==> flow/design.v <==
`timescale 1ns/1ns
module dma_ahb_fifo_sync_small
     #(parameter FDW =32,   
                 FAW =4,   
                 FULN=4)   
(
       input   wire           rst  
     , input   wire           clr  
     , input   wire           clk
     , output  wire           wr_rdy
     , input   wire           wr_vld
     , input   wire [FDW-1:0] wr_din
     , input   wire           rd_rdy
     , output  wire           rd_vld
     , output  wire [FDW-1:0] rd_dout
     , output  wire           full
     , output  wire           empty
     , output  wire           fullN   
     , output  wire           emptyN  
     , output  reg  [FAW:0]   rd_cnt  
     , output  wire [FAW:0]   wr_cnt  
);
   localparam FDT = 1<<FAW;
   reg  [FAW:0]   fifo_head;  
   reg  [FAW:0]   fifo_tail;  
   reg  [FAW:0]   next_tail;
   reg  [FAW:0]   next_head;
   wire [FAW-1:0] read_addr = (rd_vld&rd_rdy) ? next_head[FAW-1:0]
                                              : fifo_head[FAW-1:0];
   always @(posedge clk or posedge rst) begin
      if (rst) begin
          fifo_tail <= 0;
          next_tail <= 1;
      end else if (clr) begin
          fifo_tail <= 0;
          next_tail <= 1;
      end else begin
          if (!full && wr_vld) begin
              fifo_tail <= next_tail;
              next_tail <= next_tail + 1;
          end 
      end
   end
   always @(posedge clk or posedge rst) begin
      if (rst) begin
          fifo_head <= 0;
          next_head <= 1;
      end else if (clr) begin
          fifo_head <= 0;
          next_head <= 1;
      end else begin
          if (!empty && rd_rdy) begin
              fifo_head <= next_head;
              next_head <= next_head + 1;
          end
      end
   end
   assign  wr_cnt = FDT-rd_cnt;
   always @(posedge clk or posedge rst) begin
      if (rst) begin
         rd_cnt <= 0;
      end else if (clr) begin
         rd_cnt <= 0;
      end else begin
         if (wr_vld&&!full&&(!rd_rdy||(rd_rdy&&empty))) begin
             rd_cnt <= rd_cnt + 1;
         end else
         if (rd_rdy&&!empty&&(!wr_vld||(wr_vld&&full))) begin
             rd_cnt <= rd_cnt - 1;
         end
      end
   end
   assign rd_vld = ~empty;
   assign wr_rdy = ~full;
   assign empty  = (fifo_head == fifo_tail);
   assign full   = (rd_cnt>=FDT);
   assign fullN  = (rd_cnt>=(FDT-FULN));
   assign emptyN = (rd_cnt<=FULN);
   reg [FDW-1:0] Mem [0:FDT-1];
   assign rd_dout  = Mem[fifo_head[FAW-1:0]];
   always @(posedge clk) begin
       if (!full && wr_vld) begin
           Mem[fifo_tail[FAW-1:0]] <= wr_din;
       end
   end
endmodule
`timescale 1ns/1ns
module dma_ahb_csr #(parameter T_ADDR_WID=8)
(
       input   wire                   RESET_N
     , input   wire                   CLK
     , input   wire [T_ADDR_WID-1:0]  T_ADDR
     , input   wire                   T_WREN
     , input   wire                   T_RDEN
     , input   wire [31:0]            T_WDATA
     , output  reg  [31:0]            T_RDATA
     , output  wire                   IRQ
     , output  wire            DMA_EN
     , output  wire            DMA_GO
     , input   wire            DMA_BUSY
     , input   wire            DMA_DONE
     , output  wire  [31:0]    DMA_SRC
     , output  wire  [31:0]    DMA_DST
     , output  wire  [15:0]    DMA_BNUM  
     , output  wire  [ 4:0]    DMA_BURST  
);
   localparam CSRA_NAME0   = 8'h00,
              CSRA_NAME1   = 8'h04,
              CSRA_NAME2   = 8'h08,
              CSRA_NAME3   = 8'h0C,
              CSRA_COMP0   = 8'h10,
              CSRA_COMP1   = 8'h14,
              CSRA_COMP2   = 8'h18,
              CSRA_COMP3   = 8'h1C,
              CSRA_VERSION = 8'h20,
              CSRA_CONTROL = 8'h30,
              CSRA_NUM     = 8'h40,
              CSRA_SOURCE  = 8'h44,
              CSRA_DEST    = 8'h48;
   wire [31:0] csr_name0   = "DMA "; 
   wire [31:0] csr_name1   = "AHB "; 
   wire [31:0] csr_name2   = "    "; 
   wire [31:0] csr_name3   = "    "; 
   wire [31:0] csr_comp0   = "DYNA"; 
   wire [31:0] csr_comp1   = "LITH"; 
   wire [31:0] csr_comp2   = "    "; 
   wire [31:0] csr_comp3   = "    "; 
   wire [31:0] csr_version = 32'h20140429;
   reg         csr_ctl_en;  
   reg         csr_ctl_ip;  
   reg         csr_ctl_ie;  
   reg         csr_num_go;  
   reg  [ 4:0] csr_num_burst;  
   reg  [15:0] csr_num_byte;  
   reg  [31:0] csr_source;  
   reg  [31:0] csr_dest;  
   always @ (posedge CLK or negedge RESET_N) begin
   if (RESET_N==1'b0) begin
       T_RDATA <= 'h0;
   end else begin
      if (T_RDEN) begin
         case (T_ADDR) 
           CSRA_NAME0   : T_RDATA <= csr_name0  ;
           CSRA_NAME1   : T_RDATA <= csr_name1  ;
           CSRA_NAME2   : T_RDATA <= csr_name2  ;
           CSRA_NAME3   : T_RDATA <= csr_name3  ;
           CSRA_COMP0   : T_RDATA <= csr_comp0  ;
           CSRA_COMP1   : T_RDATA <= csr_comp1  ;
           CSRA_COMP2   : T_RDATA <= csr_comp2  ;
           CSRA_COMP3   : T_RDATA <= csr_comp3  ;
           CSRA_VERSION : T_RDATA <= csr_version;
           CSRA_CONTROL : T_RDATA <= {csr_ctl_en  
                                     ,29'h0       
                                     ,csr_ctl_ip  
                                     ,csr_ctl_ie  
                                     };
           CSRA_NUM     : T_RDATA <= {csr_num_go     
                                     ,DMA_BUSY       
                                     ,DMA_DONE       
                                     ,8'h0          
                                     ,csr_num_burst  
                                     ,csr_num_byte   
                                     };
           CSRA_SOURCE  : T_RDATA <= csr_source;
           CSRA_DEST    : T_RDATA <= csr_dest;
           default: begin
                    T_RDATA <=32'h0;
           end
         endcase
      end else T_RDATA <= 'h0;
   end  
   end  
   always @ (posedge CLK or negedge RESET_N) begin
   if (RESET_N==1'b0) begin
       csr_ctl_en    <= 1'b0;
       csr_num_burst <= 1'b1;
       csr_num_byte  <= 16'h0;
       csr_source    <= 32'h0;
       csr_dest      <= 32'h0;
   end else begin
      if (T_WREN) begin
         case (T_ADDR) 
           CSRA_CONTROL : csr_ctl_en  
                          <= T_WDATA[31];
           CSRA_NUM     : begin
                          csr_num_burst  
                          <= (T_WDATA[20:16]<4) ? 1
                           : (T_WDATA[20:16]<8) ? 4
                           : (T_WDATA[20:16]<16) ? 8
                           : 16;
                          csr_num_byte   
                          <= T_WDATA[15:0];
                          end
           CSRA_SOURCE  : csr_source <= T_WDATA;
           CSRA_DEST    : csr_dest <= T_WDATA;
         endcase
      end
   end  
   end  
   always @ (posedge CLK or negedge RESET_N) begin
   if (RESET_N==1'b0) begin
       csr_num_go <= 1'b0;  
   end else begin
       if (T_WREN&&(T_ADDR==CSRA_NUM)) begin
           csr_num_go  <= csr_ctl_en & T_WDATA[31];
       end else begin
           if (DMA_DONE) csr_num_go <= 1'b0;
       end
   end  
   end  
   always @ (posedge CLK or negedge RESET_N) begin
   if (RESET_N==1'b0) begin
       csr_ctl_ie <= 1'b0;  
       csr_ctl_ip <= 1'b0;  
   end else begin
       if (T_WREN&&(T_ADDR==CSRA_CONTROL)) begin
           csr_ctl_ie            <= T_WDATA[0];
           csr_ctl_ip            <= (T_WDATA[1]==1'b1) ? 1'b0 : csr_ctl_ip;
       end else begin
           if (csr_ctl_ie & DMA_GO & DMA_DONE)
               csr_ctl_ip <= 1'b1;
       end
   end  
   end  
   assign IRQ = csr_ctl_ip;
   assign DMA_EN = csr_ctl_en;
   assign DMA_GO = csr_ctl_en & csr_num_go;
   assign DMA_SRC = csr_source;
   assign DMA_DST = csr_dest;
   assign DMA_BNUM = csr_num_byte;
   assign DMA_BURST = csr_num_burst;
endmodule
`timescale  1ns/1ns
module dma_ahb_csr_ahb
(
       input   wire          HRESETn 
     , input   wire          HCLK
     , input   wire          HSEL
     , input   wire  [31:0]  HADDR
     , input   wire  [ 1:0]  HTRANS
     , input   wire          HWRITE
     , input   wire  [ 2:0]  HSIZE
     , input   wire  [ 2:0]  HBURST
     , input   wire  [31:0]  HWDATA
     , output  reg   [31:0]  HRDATA
     , output  wire  [ 1:0]  HRESP
     , input   wire          HREADYin
     , output  reg           HREADYout
     , output  wire          IRQ
     , output  wire          DMA_EN
     , output  wire          DMA_GO
     , input   wire          DMA_BUSY
     , input   wire          DMA_DONE
     , output  wire  [31:0]  DMA_SRC
     , output  wire  [31:0]  DMA_DST
     , output  wire  [15:0]  DMA_BNUM  
     , output  wire  [ 4:0]  DMA_BURST  
);
   assign HRESP = 2'b00;  
   localparam T_ADDR_WID = 8;
   reg  [T_ADDR_WID-1:0] T_ADDR;
   reg                   T_WREN;
   reg                   T_RDEN;
   reg  [31:0]           T_WDATA;  
   wire [31:0]           T_RDATA;  
   reg  [ 2:0]           T_SIZE;
   reg [2:0] state;
   localparam STH_IDLE   = 3'h0,
              STH_WRITE0 = 3'h1,
              STH_WRITE1 = 3'h2,
              STH_READ0  = 3'h3, 
              STH_READ1  = 3'h4;
   always @ (posedge HCLK or negedge HRESETn) begin
       if (HRESETn==0) begin
           HRDATA    <=  ~'h0;
           HREADYout <=  1'b1;
           T_ADDR    <=   'h0;
           T_WREN    <=  1'b0;
           T_RDEN    <=  1'b0;
           T_WDATA   <=  ~'h0;
           T_SIZE    <=  3'h0;
           state     <= STH_IDLE;
       end else begin  
           case (state)
           STH_IDLE: begin
                T_RDEN    <= 1'b0;
                T_WREN    <= 1'b0;
                if (HSEL && HREADYin) begin
                   case (HTRANS)
                   2'b00, 2'b01: begin  
                          HREADYout <= 1'b1;
                          T_RDEN    <= 1'b0;
                          T_WREN    <= 1'b0;
                          state     <= STH_IDLE;
                    end  
                   2'b10, 2'b11: begin  
                          HREADYout <= 1'b0;
                          T_ADDR    <= HADDR[T_ADDR_WID-1:0];
                          T_SIZE    <= HSIZE;
                          if (HWRITE) begin  
                              state  <= STH_WRITE0;
                          end else begin  
                              T_RDEN <= 1'b1;  
                              state  <= STH_READ0;
                          end
                    end  
                   endcase  
                end else begin 
                    T_WREN    <= 1'b0;
                    T_RDEN    <= 1'b0;
                    HREADYout <= 1'b1;
                end
                end  
           STH_WRITE0: begin
                     T_WREN    <= 1'b1;
                     T_WDATA   <= HWDATA;
                     HREADYout <= 1'b1;
                     state     <= STH_WRITE1;
                end  
           STH_WRITE1: begin
                     T_WREN    <= 1'b0;
                     T_WDATA   <= 32'b0;
                     HREADYout <= 1'b1;
                     state     <= STH_IDLE;
                end  
           STH_READ0: begin
                    T_RDEN    <= 1'b0;
                    state     <= STH_READ1;
                end  
           STH_READ1: begin
                    HREADYout <= 1'b1;
                    HRDATA    <= T_RDATA;
                    state     <= STH_IDLE;
                end  
           endcase  
       end  
   end  
   dma_ahb_csr #(.T_ADDR_WID(T_ADDR_WID))
   u_csr (
       .RESET_N   (HRESETn)
     , .CLK       (HCLK   )
     , .T_ADDR    (T_ADDR )
     , .T_WREN    (T_WREN )
     , .T_RDEN    (T_RDEN )
     , .T_WDATA   (T_WDATA)
     , .T_RDATA   (T_RDATA)
     , .IRQ       (IRQ    )
     , .DMA_EN    (DMA_EN   )
     , .DMA_GO    (DMA_GO   )
     , .DMA_BUSY  (DMA_BUSY )
     , .DMA_DONE  (DMA_DONE )
     , .DMA_SRC   (DMA_SRC  )
     , .DMA_DST   (DMA_DST  )
     , .DMA_BNUM  (DMA_BNUM ) 
     , .DMA_BURST (DMA_BURST) 
   );
endmodule
`timescale 1ns/1ns
module dma_ahb_master
(
       input   wire            HRESETn
     , input   wire            HCLK
     , output  reg             HBUSREQ
     , input   wire            HGRANT
     , output  reg   [31:0]    HADDR
     , output  reg   [ 1:0]    HTRANS
     , output  reg             HWRITE
     , output  reg   [ 2:0]    HSIZE
     , output  reg   [ 2:0]    HBURST
     , output  wire  [ 3:0]    HPROT
     , output  reg   [31:0]    HWDATA
     , input   wire  [31:0]    HRDATA
     , input   wire  [ 1:0]    HRESP
     , input   wire            HREADY
     , input   wire            DMA_EN
     , input   wire            DMA_GO
     , output  reg             DMA_BUSY
     , output  reg             DMA_DONE
     , input   wire  [31:0]    DMA_SRC
     , input   wire  [31:0]    DMA_DST
     , input   wire  [15:0]    DMA_BNUM  
     , input   wire  [ 4:0]    DMA_BURST  
);
   assign HPROT  = 4'b0011;
   reg [31:0] dma_rd_addr;
   reg [15:0] dma_rd_bnum;
   reg [ 4:0] dma_rd_burst;
   reg [31:0] dma_rd_data;
   reg [31:0] dma_wr_addr;
   reg [15:0] dma_wr_bnum;
   reg [ 4:0] dma_wr_burst;
   reg [31:0] dma_wr_data;
   reg        dma_wr_data_vld;
   reg [ 6:0] bnum;  
   reg         fifo_wr_vld;
   wire        fifo_wr_rdy;
   reg  [31:0] fifo_wr_dat;
   wire        fifo_rd_vld;
   reg         fifo_rd_rdy;
   wire [31:0] fifo_rd_dat;
   wire        fifo_empty ;
   wire        fifo_full  ;
   localparam ST_READY    = 'h0
            , ST_START    = 'h1
            , ST_RD_ARB_S = 'h2
            , ST_RD_S0    = 'h3
            , ST_RD_S1    = 'h4
            , ST_WR_ARB_S = 'h5
            , ST_WR_S0    = 'h6
            , ST_WR_S1    = 'h7
            , ST_RD_ARB_B = 'h8
            , ST_RD_B0    = 'h9
            , ST_RD_B1    = 'hA
            , ST_RD_B2    = 'hB
            , ST_WR_ARB_B = 'hC
            , ST_WR_B0    = 'hD
            , ST_CHECK    = 'hE
            , ST_DONE     = 'hF;
   reg [3:0] state;
   always @ (posedge HCLK or negedge HRESETn) begin
   if (HRESETn==1'b0) begin
       HBUSREQ         <=  1'b0;
       HADDR           <=~32'h0;
       HTRANS          <=  2'b0;
       HSIZE           <=  3'b0;
       HBURST          <=  3'b0;
       HWRITE          <=  1'b0;
       HWDATA          <=~32'h0;
       DMA_BUSY        <=  1'b0;
       DMA_DONE        <=  1'b0;
       dma_rd_addr     <=~32'h0;
       dma_rd_bnum     <= 16'h0;  
       dma_rd_burst    <=  5'h0;
       dma_rd_data     <=~32'h0;
       dma_wr_addr     <=~32'h0;
       dma_wr_bnum     <= 16'h0;  
       dma_wr_burst    <=  5'h0;
       dma_wr_data     <=~32'h0;
       dma_wr_data_vld <= 1'b0;
       bnum            <=  6'h0;  
       fifo_wr_vld     <=  1'b0;
       fifo_wr_dat     <= 32'h0;
       fifo_rd_rdy     <=  1'b0;
       state           <= ST_READY;
   end else if (DMA_EN==1'b0) begin
       HBUSREQ         <=  1'b0;
       HADDR           <=~32'h0;
       HTRANS          <=  2'b0;
       HSIZE           <=  3'b0;
       HBURST          <=  3'b0;
       HWRITE          <=  1'b0;
       HWDATA          <=~32'h0;
       DMA_BUSY        <=  1'b0;
       DMA_DONE        <=  1'b0;
       dma_rd_addr     <=~32'h0;
       dma_rd_bnum     <= 16'h0;  
       dma_rd_burst    <=  5'h0;
       dma_rd_data     <=~32'h0;
       dma_wr_addr     <=~32'h0;
       dma_wr_bnum     <= 16'h0;  
       dma_wr_burst    <=  5'h0;
       dma_wr_data     <=~32'h0;
       dma_wr_data_vld <= 1'b0;
       bnum            <=  6'h0;  
       fifo_wr_vld     <=  1'b0;
       fifo_wr_dat     <= 32'h0;
       fifo_rd_rdy     <=  1'b0;
       state           <= ST_READY;
   end else begin
   case (state)
   ST_READY: begin
      if ((DMA_GO==1'b1)&&(DMA_BNUM>0)&&(DMA_BURST>0)) begin
          DMA_BUSY     <= 1'b1;
          DMA_DONE     <= 1'b0;
          dma_rd_addr  <= DMA_SRC;
          dma_rd_bnum  <= DMA_BNUM;
          dma_rd_burst <=  5'h0;
          dma_wr_addr  <= DMA_DST;
          dma_wr_bnum  <= DMA_BNUM;
          dma_wr_burst <=  5'h0;
          bnum         <=  6'h0;
          HBUSREQ      <=  1'b1;  
          state        <= ST_START;
      end
      end  
   ST_START: begin
      HBUSREQ <= 1'b1;
      if ( (DMA_BURST==5'h1)||          
           (dma_rd_addr[1:0]!=2'b00)||  
           (dma_rd_bnum<4)||            
           (dma_rd_bnum<(DMA_BURST<<2))) begin
           bnum  <= (dma_rd_addr[1:0]!=2'b00) ? 1
                  : (dma_rd_bnum<4) ? 1
                  : 4;
           state <= ST_RD_ARB_S;
      end else begin
           bnum  <= 4;
           state <= ST_RD_ARB_B;
      end
      end  
   ST_RD_ARB_S: begin
      if (HGRANT&HREADY) begin
          HBUSREQ <= 1'b0;
          HADDR   <= dma_rd_addr;
          HSIZE   <= (bnum==1'b1) ? 3'b000 : 3'b010;  
          HTRANS  <= 2'b10;   
          HBURST  <= 3'b000;  
          state   <= ST_RD_S0;
      end
      end  
   ST_RD_S0: begin
      if (HREADY==1'b1) begin
          HTRANS  <= 2'b00;  
          state   <= ST_RD_S1;
      end
      end  
   ST_RD_S1: begin
      if (HREADY==1'b1) begin
          dma_rd_addr   <= dma_rd_addr + bnum;
          dma_rd_bnum   <= dma_rd_bnum - bnum;
          dma_rd_data   <= HRDATA;
          HBUSREQ       <= 1'b1;
          state         <= ST_WR_ARB_S;
      end
      end  
   ST_WR_ARB_S: begin
      if (HGRANT&HREADY) begin
          HBUSREQ  <= 1'b0;
          HADDR    <= dma_wr_addr;
          HWRITE   <= 1'b1;
          HSIZE   <= (bnum==1'b1) ? 3'b000 : 3'b010;  
          HTRANS   <= 2'b10;  
          HBURST   <= 3'b000;  
          state    <= ST_WR_S0;
      end
      end  
   ST_WR_S0: begin
      if (HREADY==1'b1) begin
          HTRANS      <= 2'b00;  
          HWRITE      <= 1'b0;
          HWDATA      <= dma_rd_data;
          dma_wr_addr <= dma_wr_addr + bnum;
          dma_wr_bnum <= dma_wr_bnum - bnum;
          state       <= ST_WR_S1;
      end
      end  
   ST_WR_S1: begin
      if (HREADY==1'b1) begin
          state       <= ST_CHECK;
      end
      end  
   ST_RD_ARB_B: begin
      if (HGRANT&HREADY) begin
          HADDR   <= dma_rd_addr;
          HSIZE   <= 3'b010;  
          HTRANS  <= 2'b10;   
          case (DMA_BURST)
           4: HBURST <= 3'b011;  
           8: HBURST <= 3'b101;  
          16: HBURST <= 3'b111;  
          default: HBURST <= 3'b001;  
          endcase
          dma_rd_addr  <= dma_rd_addr + bnum;
          dma_rd_burst <= dma_rd_burst + 1;
          state        <= ST_RD_B0;
      end
      end  
   ST_RD_B0: begin
      if (HREADY==1'b1) begin
          if (dma_rd_burst<DMA_BURST) begin
              HADDR        <= dma_rd_addr;
              HTRANS       <= 2'b11;   
              dma_rd_addr  <= dma_rd_addr + bnum;
              dma_rd_burst <= dma_rd_burst + 1;
          end else begin
              HBUSREQ     <= 1'b0;
              HTRANS      <= 2'b00;   
          end
          state <= ST_RD_B1;
      end
      end  
   ST_RD_B1: begin
      if (HREADY==1'b1) begin
          dma_rd_bnum <= dma_rd_bnum - bnum;
          fifo_wr_vld <= 1'b1;
          fifo_wr_dat <= HRDATA;
          if (dma_rd_burst<DMA_BURST) begin
              HADDR        <= dma_rd_addr;
              HTRANS       <= 2'b11;   
              dma_rd_addr  <= dma_rd_addr + bnum;
              dma_rd_burst <= dma_rd_burst + 1;
          end else begin
              HTRANS      <= 2'b00;   
          end
          if (dma_rd_burst==(DMA_BURST-2)) begin
              HBUSREQ     <= 1'b0;
          end
          if (dma_rd_burst==DMA_BURST) begin
              state   <= ST_RD_B2;
          end
      end else begin
          fifo_wr_vld <= 1'b0;
      end
      end  
   ST_RD_B2: begin
      if (HREADY==1'b1) begin
          dma_rd_bnum <= dma_rd_bnum - bnum;
          fifo_wr_vld <= 1'b1;
          fifo_wr_dat <= HRDATA;
          HBUSREQ <= 1'b1;
          state   <= ST_WR_ARB_B;
      end else begin
          fifo_wr_vld <= 1'b0;
      end
      end  
   ST_WR_ARB_B: begin
      fifo_wr_vld <= 1'b0;
      if (HGRANT&HREADY) begin
          HADDR   <= dma_wr_addr;
          HWRITE  <= 1'b1;
          HSIZE   <= 3'b010;  
          HTRANS  <= 2'b10;   
          case (DMA_BURST)
           4: HBURST <= 3'b011;  
           8: HBURST <= 3'b101;  
          16: HBURST <= 3'b111;  
          default: HBURST <= 3'b001;  
          endcase
          dma_wr_addr  <= dma_wr_addr + bnum;
          dma_wr_burst <= dma_wr_burst + 1;
          fifo_rd_rdy  <= 1'b1;
          state        <= ST_WR_B0;
      end
      end  
   ST_WR_B0: begin
      if (HREADY==1'b1) begin
          HWDATA          <= (dma_wr_data_vld) ? dma_wr_data : fifo_rd_dat;
          dma_wr_data_vld <= 1'b0;
          fifo_rd_rdy     <= 1'b1;
          dma_wr_bnum     <= dma_wr_bnum - bnum;
          if (dma_wr_burst<DMA_BURST) begin
              HADDR        <= dma_wr_addr;
              HTRANS       <= 2'b11;   
              dma_wr_addr  <= dma_wr_addr + bnum;
              dma_wr_burst <= dma_wr_burst + 1;
          end else begin
              HWRITE  <= 1'b0;
              HTRANS  <= 2'b00;   
          end
          if (dma_wr_burst==(DMA_BURST-2)) begin
              HBUSREQ <= 1'b0;
          end 
          if (dma_wr_burst==DMA_BURST) begin
              fifo_rd_rdy <= 1'b0;
              state       <= ST_CHECK;
          end
      end else begin
          fifo_rd_rdy     <= 1'b0;
          dma_wr_data_vld <= 1'b1;
          dma_wr_data     <= (dma_wr_data_vld) ? dma_wr_data : fifo_rd_dat;
      end
      end  
   ST_CHECK: begin
      fifo_rd_rdy <= 1'b0;
      if (HREADY==1'b0) begin
      end else if (dma_rd_bnum>0) begin
         HBUSREQ      <= 1'b1;
         dma_rd_burst <= 5'h0;
         dma_wr_burst <= 5'h0;
         state        <= ST_START;
      end else begin
         DMA_BUSY <= 1'b0;
         DMA_DONE <= 1'b1;
         state    <= ST_DONE;
      end
      end  
   ST_DONE: begin
      if (DMA_GO==1'b0) begin
         DMA_DONE <= 1'b0;
         state    <= ST_READY;
      end
      end  
   endcase
   end  
   end  
   dma_ahb_fifo_sync_small
   u_fifo (
       .rst     (~HRESETn   ) 
     , .clr     (1'b0       ) 
     , .clk     (HCLK       )
     , .wr_rdy  (fifo_wr_rdy)
     , .wr_vld  (fifo_wr_vld)
     , .wr_din  (fifo_wr_dat)
     , .rd_rdy  (fifo_rd_rdy)
     , .rd_vld  (fifo_rd_vld)
     , .rd_dout (fifo_rd_dat)
     , .full    (fifo_full  )
     , .empty   (fifo_empty )
     , .fullN   () 
     , .emptyN  () 
     , .rd_cnt  () 
     , .wr_cnt  () 
   );
endmodule
`timescale 1ns/1ns
module dma_ahb_simple
(
       input   wire          HRESETn
     , input   wire          HCLK
     , input   wire          S_HSEL
     , input   wire  [31:0]  S_HADDR
     , input   wire  [ 1:0]  S_HTRANS
     , input   wire          S_HWRITE
     , input   wire  [ 2:0]  S_HSIZE
     , input   wire  [ 2:0]  S_HBURST
     , input   wire  [31:0]  S_HWDATA
     , output  wire  [31:0]  S_HRDATA
     , output  wire  [ 1:0]  S_HRESP
     , input   wire          S_HREADYin
     , output  wire          S_HREADYout
     , output  wire          IRQ
     , output  wire          M_HBUSREQ
     , input   wire          M_HGRANT
     , output  wire  [31:0]  M_HADDR
     , output  wire  [ 1:0]  M_HTRANS
     , output  wire          M_HWRITE
     , output  wire  [ 2:0]  M_HSIZE
     , output  wire  [ 2:0]  M_HBURST
     , output  wire  [ 3:0]  M_HPROT
     , output  wire  [31:0]  M_HWDATA
     , input   wire  [31:0]  M_HRDATA
     , input   wire  [ 1:0]  M_HRESP
     , input   wire          M_HREADY
);
   wire            DMA_EN   ;  
   wire            DMA_GO   ;
   wire            DMA_BUSY ;
   wire            DMA_DONE ;
   wire  [31:0]    DMA_SRC  ;  
   wire  [31:0]    DMA_DST  ;  
   wire  [15:0]    DMA_BNUM ;  
   wire  [ 4:0]    DMA_BURST;  
   dma_ahb_csr_ahb
   u_csr (
       .HRESETn   (HRESETn    )
     , .HCLK      (HCLK       )
     , .HSEL      (S_HSEL     )
     , .HADDR     (S_HADDR    )
     , .HTRANS    (S_HTRANS   )
     , .HWRITE    (S_HWRITE   )
     , .HSIZE     (S_HSIZE    )
     , .HBURST    (S_HBURST   )
     , .HWDATA    (S_HWDATA   )
     , .HRDATA    (S_HRDATA   )
     , .HRESP     (S_HRESP    )
     , .HREADYin  (S_HREADYin )
     , .HREADYout (S_HREADYout)
     , .IRQ       (IRQ        )
     , .DMA_EN    (DMA_EN     )
     , .DMA_GO    (DMA_GO     )
     , .DMA_BUSY  (DMA_BUSY   )
     , .DMA_DONE  (DMA_DONE   )
     , .DMA_SRC   (DMA_SRC    )
     , .DMA_DST   (DMA_DST    )
     , .DMA_BNUM  (DMA_BNUM   )
     , .DMA_BURST (DMA_BURST  )
   );
   dma_ahb_master
   u_master (
       .HRESETn   (HRESETn    )
     , .HCLK      (HCLK       )
     , .HBUSREQ   (M_HBUSREQ  )
     , .HGRANT    (M_HGRANT   )
     , .HADDR     (M_HADDR    )
     , .HTRANS    (M_HTRANS   )
     , .HWRITE    (M_HWRITE   )
     , .HSIZE     (M_HSIZE    )
     , .HBURST    (M_HBURST   )
     , .HPROT     (M_HPROT    )
     , .HWDATA    (M_HWDATA   )
     , .HRDATA    (M_HRDATA   )
     , .HRESP     (M_HRESP    )
     , .HREADY    (M_HREADY   )
     , .DMA_EN    (DMA_EN     )
     , .DMA_GO    (DMA_GO     )
     , .DMA_BUSY  (DMA_BUSY   )
     , .DMA_DONE  (DMA_DONE   )
     , .DMA_SRC   (DMA_SRC    )
     , .DMA_DST   (DMA_DST    )
     , .DMA_BNUM  (DMA_BNUM   )
     , .DMA_BURST (DMA_BURST  )
   );
endmodule
# Step by step through the tools: dma_ahb_simple
# What the tools print for dma_ahb_simple, step after step.
# Line numbers count from 1 in the design file above.
# Cell names lack the library's common part.
# The mark -- stands for no value.
dict set report inputs {
  top {dma_ahb_simple}
  clock {HCLK}
  library {sky130hd}
  pvt_corner {tt_025C_1v80}
}

# After elaboration
# Source: Yosys, flattened and elaborated, memories not mapped. Widths are those after wreduce. Registers that Yosys merges into a memory's read port (data or address) are not register bits. Print and check cells do not count. Equal cells are merged and count once.
# Yosys's memory passes give these memory sizes; they may raise the number of words (mostly to a power of two), join words into wider ones and drop unused or constant bits.
dict set report word_totals {
  wordCells 412
  register_bits 500
  ramBits 512
  mem_count 1
}
dict set report classes {
  logic 5
  reduce_logical 75
  n_cmp 11
  n_addsub 10
  eq_ne 103
  n_mux 164
}
# memory words word_bits read_ports write_ports line
set mem_list {}
lappend mem_list {u_master.u_fifo.Mem 16 32 1 1 79} ;# reg [FDW-1:0] Mem [0:FDT-1];
# operator n
set ops {}
lappend ops {{2-to-1 mux 32 bit} 33}
lappend ops {{parallel mux 32 bit (select 4 bit)} 3}
lappend ops {{parallel mux 32 bit (select 10 bit)} 1}
lappend ops {{parallel mux 32 bit (select 2 bit)} 2}
lappend ops {{2-to-1 mux 4 bit} 21}
lappend ops {{2-to-1 mux 5 bit} 16}
lappend ops {{adder 32 x 7 -> 32 bit} 2}
lappend ops {{== test 5 x 32 -> 1 bit} 2}
lappend ops {{parallel mux 4 bit (select 16 bit)} 1}
lappend ops {{!= test 3 bit with constant B} 18}
lappend ops {{!= test 3 x 2 -> 1 bit with constant B} 17}
lappend ops {{2-to-1 mux 16 bit} 3}
lappend ops {{2-to-1 mux 1 bit} 43}
lappend ops {{parallel mux 5 bit (select 4 bit)} 2}
lappend ops {{greater-than comparator 16 x 1 -> 1 bit with constant B} 2}
lappend ops {{== test 4 bit with constant B} 8}
lappend ops {{== test 8 x 5 -> 1 bit with constant B} 4}
lappend ops {{parallel mux 16 bit (select 2 bit)} 1}
lappend ops {{2-to-1 mux 7 bit} 4}
lappend ops {{adder 5 x 1 -> 5 bit with constant B} 5}
lappend ops {{!= test 5 x 1 -> 1 bit with constant B} 5}
lappend ops {{OR reduction 2 bit} 12}
lappend ops {{== test 8 x 7 -> 1 bit with constant B} 3}
lappend ops {{2-to-1 mux 3 bit} 8}
lappend ops {{AND reduction 2 bit} 11}
lappend ops {{AND reduction 7 bit} 3}
lappend ops {{AND reduction 18 bit} 1}
lappend ops {{parallel mux 3 bit (select 2 bit)} 3}
# Other operator kinds: 62; their cells: 134.

# Longest topological paths
# Depth = most cells in a row (Yosys ltp): at word level without a register or memory, in the mapped netlist without a sequential cell, where the memories' decode and read muxes count.
dict set report logic_depth {
  ltp_word 7
  ABC_AREA 1
  mapped_depth 16
  depth_no_buf 15
}

# After synthesis
# The flow's flattened synthesis, as Yosys stat reports it; memories are mapped. The netlist is that of the ABC_AREA named above (0 if unset); the other value can give another one.
dict set report mapped {
  mapped_area_um2 47351.7
  cells 5375
  flip_flops 1018
  buffers 259
}
# cell n
set types {}
lappend types {edfxtp_1 512}
lappend types {dfstp_2 262}
lappend types {nand2_1 1778}
lappend types {dfrtp_1 244}
lappend types {nand3_1 531}
lappend types {inv_1 687}
lappend types {o21ai_0 313}
lappend types {nor2_1 260}
lappend types {a21oi_1 177}
lappend types {clkbuf_1 138}
lappend types {ha_1 30}
lappend types {o21ai_1 67}
lappend types {buf_2 57}
lappend types {xor2_1 32}
lappend types {a22oi_1 34}
lappend types {buf_1 43}
lappend types {nor3_1 26}
lappend types {a31oi_1 19}
# Other cell types: 34; their cells: 165.

# Timing after synthesis
# OpenSTA on the mapped netlist: ideal clock, no wires. The path of least setup slack (recovery checks aside). Input and output delay are each 20% of the period. Register names are those of the netlist, which keeps one name where synthesis merged equal registers.
dict set report synth_timing {
  path_type {register to register}
  start {reg u_master.u_fifo.rd_cnt[4]}
  end {mem u_master.u_fifo.Mem[4][0]}
  launch_ns 0.000
  delay_ns 2.537
  slack_ns 1.963
  n_path_buf 0
  t_arrival_ns 2.116
  tclk_ns 4.5
  setup_time_ns 0.421
  path_stages 6
  period_less_setup_slack_ns 2.537
}
# "delay_ns" = arrival - input delay + setup time.
# "path_stages": output pins that drive a net of the path, with the launching flip-flop's if there is one; two outputs of one cell count as two.
# "period_less_setup_slack_ns" = period - worst setup slack (recovery checks aside). The figure is calculated, with input and output delays left at 20% of the set period.
# The rows between start and end are the longest chain of elaborated cells between them; the timing report does not say that the signal goes this way. Where chains are equally long, one stands for them.
# A line is the first line of the expression or statement that the cell stems from. Yosys adds cells for indexed reads and writes and turns some case tables into memories.
# At most two assigning lines are given for a register; there are more.
# The path ends at the enable pin of a flip-flop; only ways to that pin are counted.
dict set report synth_via {
  cell_sequence {dfrtp_1 inv_1 nand2_1 clkinv_1 nand3b_1 nor2_1}
  elab_chain_cells 4
}
# element line
set synth_rtl {}
lappend synth_rtl {{from (decl)} 20} ;# , output  reg  [FAW:0]   rd_cnt
lappend synth_rtl {{from (assign)} 66} ;# rd_cnt <= rd_cnt + 1;
lappend synth_rtl {{from (assign)} 69} ;# rd_cnt <= rd_cnt - 1;
lappend synth_rtl {{>= comparator 5 bit} 76} ;# assign full   = (rd_cnt>=FDT);
lappend synth_rtl {{zero test 1 bit} 82} ;# if (!full && wr_vld) begin
lappend synth_rtl {{logical AND 1 bit} 82}
lappend synth_rtl {{2-to-1 mux 4 bit} 82}
lappend synth_rtl {{to (decl)} 79} ;# reg [FDW-1:0] Mem [0:FDT-1];

# Path in the finished layout
# From the final timing report of flow run A: the path of least setup slack in the routed layout; clock arrival at registers is part of the times.
dict set report layout_timing {
  path_type {register to register}
  start {reg u_master.u_fifo.fifo_head[0]}
  end {reg u_master.u_fifo.rd_cnt[4]}
  path_stages 15
  t_arrival_ns 3.36
  n_path_buf 0
  setup_time_ns 0.11
  slack_ns 0.39
  tclk_ns 3.21
  launch_ns 0.67
}
# The rows between start and end are the longest chain of elaborated cells between them; the timing report does not say that the signal goes this way. Where chains are equally long, one stands for them.
# At most two assigning lines are given for a register; there are more.
dict set report layout_via {
  cell_sequence {dfrtp_4 xor2_1 nor3_1 nand3_1 nand2_1 ha_1 inv_1 ha_1 nand2_1 nor2_1 a211oi_1 nand2_1 nand2_1 nor2_1 xor2_1}
  elab_chain_cells 6
}
# element line
set layout_rtl {}
lappend layout_rtl {{from (decl)} 24} ;# reg  [FAW:0]   fifo_head;
lappend layout_rtl {{from (assign)} 46} ;# fifo_head <= 0;
lappend layout_rtl {{from (assign)} 53} ;# fifo_head <= next_head;
lappend layout_rtl {{== test 5 bit} 75} ;# assign empty  = (fifo_head == fifo_tail);
lappend layout_rtl {{zero test 1 bit} 68} ;# if (rd_rdy&&!empty&&(!wr_vld||(wr_vld&&full))) begin
lappend layout_rtl {{logical AND 1 bit (2 in a row)} 68}
lappend layout_rtl {{2-to-1 mux 5 bit} 68}
lappend layout_rtl {{2-to-1 mux 5 bit} 65} ;# if (wr_vld&&!full&&(!rd_rdy||(rd_rdy&&empty))) begin
lappend layout_rtl {{to (assign)} 66} ;# rd_cnt <= rd_cnt + 1;
lappend layout_rtl {{to (assign)} 69} ;# rd_cnt <= rd_cnt - 1;
lappend layout_rtl {{to (decl)} 20} ;# , output  reg  [FAW:0]   rd_cnt

; Top module dma_ahb_simple; platform sky130hd; tools Yosys and OpenROAD; 5 stored runs in no particular order. Input and output delays are each 20% of the period that was set; the output load is 0.01 pF.
; "period_reached_ns" is the run's clock period less its worst setup slack. It is reckoned from that one timing run; input and output delays stay at 20% of the period that was set.

[flow run A: settings]
ABC_AREA = 1
CAP_MARGIN = 40
CELL_PAD_IN_SITES_GLOBAL_PLACEMENT = 2
CORE_ASPECT_RATIO = 1.2
CORE_MARGIN = 6
CORE_UTILIZATION = 48
CTS_CLUSTER_SIZE = 23
GPL_ROUTABILITY_DRIVEN = 1
GPL_TIMING_DRIVEN = 1
HOLD_SLACK_MARGIN = 0.23
MAX_ROUTING_LAYER = met4
PLACE_DENSITY_LB_ADDON = 0.0
SLEW_MARGIN = 5
period_ns = 3.21
[flow run A: results]
period_reached_ns = 2.815
final_stdcell_area_um2 = 54825.1
yosys_chip_area_um2 = 47351.7
tns_ns = 0.000
design.die.area_um2 = 106362.0
utilization_pct = 56.4
ws_setup_ns = 0.395

[flow run B: settings]
ABC_AREA = 0
CAP_MARGIN = 30
CELL_PAD_IN_SITES_GLOBAL_PLACEMENT = 1
CORE_ASPECT_RATIO = 1.2
CORE_MARGIN = 6
CORE_UTILIZATION = 34
CTS_CLUSTER_DIAMETER = 42
CTS_CLUSTER_SIZE = 48
GPL_ROUTABILITY_DRIVEN = 1
GPL_TIMING_DRIVEN = 1
HOLD_SLACK_MARGIN = 0.29
MAX_ROUTING_LAYER = met4
PLACE_DENSITY_LB_ADDON = 0.0
SETUP_SLACK_MARGIN = 0.68
SLEW_MARGIN = 5
TNS_END_PERCENT = 60
period_ns = 3.21
[flow run B: results]
period_reached_ns = 2.517
final_stdcell_area_um2 = 55137.9
yosys_chip_area_um2 = 43518.0
tns_ns = 0.000
design.die.area_um2 = 136760.0
utilization_pct = 43.5
ws_setup_ns = 0.693

[flow run C: settings]
period_ns = 3.35
CAP_MARGIN = 20
CORE_MARGIN = 2
CORE_UTILIZATION = 40
SLEW_MARGIN = 20
[flow run C: results]
period_reached_ns = 2.972
final_stdcell_area_um2 = 51354.3
yosys_chip_area_um2 = 43518.0
tns_ns = 0.000
design.die.area_um2 = 111449.0
utilization_pct = 47.4
ws_setup_ns = 0.378

[flow run D: settings]
CAP_MARGIN = 25
CORE_UTILIZATION = 15
GPL_ROUTABILITY_DRIVEN = 1
GPL_TIMING_DRIVEN = 0
MIN_ROUTING_LAYER = met2
PLACE_DENSITY_LB_ADDON = 0.1
SETUP_SLACK_MARGIN = -0.4
period_ns = 5.67
CORE_MARGIN = 2
SLEW_MARGIN = 20
[flow run D: results]
period_reached_ns = 5.427
final_stdcell_area_um2 = 55917.4
yosys_chip_area_um2 = 43518.0
tns_ns = 0.000
design.die.area_um2 = 294442.0
utilization_pct = 19.4
ws_setup_ns = 0.243

[flow run E: settings]
ABC_AREA = 1
CELL_PAD_IN_SITES_GLOBAL_PLACEMENT = 3
CORE_MARGIN = 8
CORE_UTILIZATION = 30
CTS_CLUSTER_DIAMETER = 268
GPL_ROUTABILITY_DRIVEN = 0
MAX_ROUTING_LAYER = met4
period_ns = 2.06
CAP_MARGIN = 20
SLEW_MARGIN = 20
[flow run E: results]
period_reached_ns = 2.256
final_stdcell_area_um2 = 64320.4
yosys_chip_area_um2 = 47351.7
tns_ns = -9.099
design.die.area_um2 = 170809.0
utilization_pct = 40.8
ws_setup_ns = -0.196
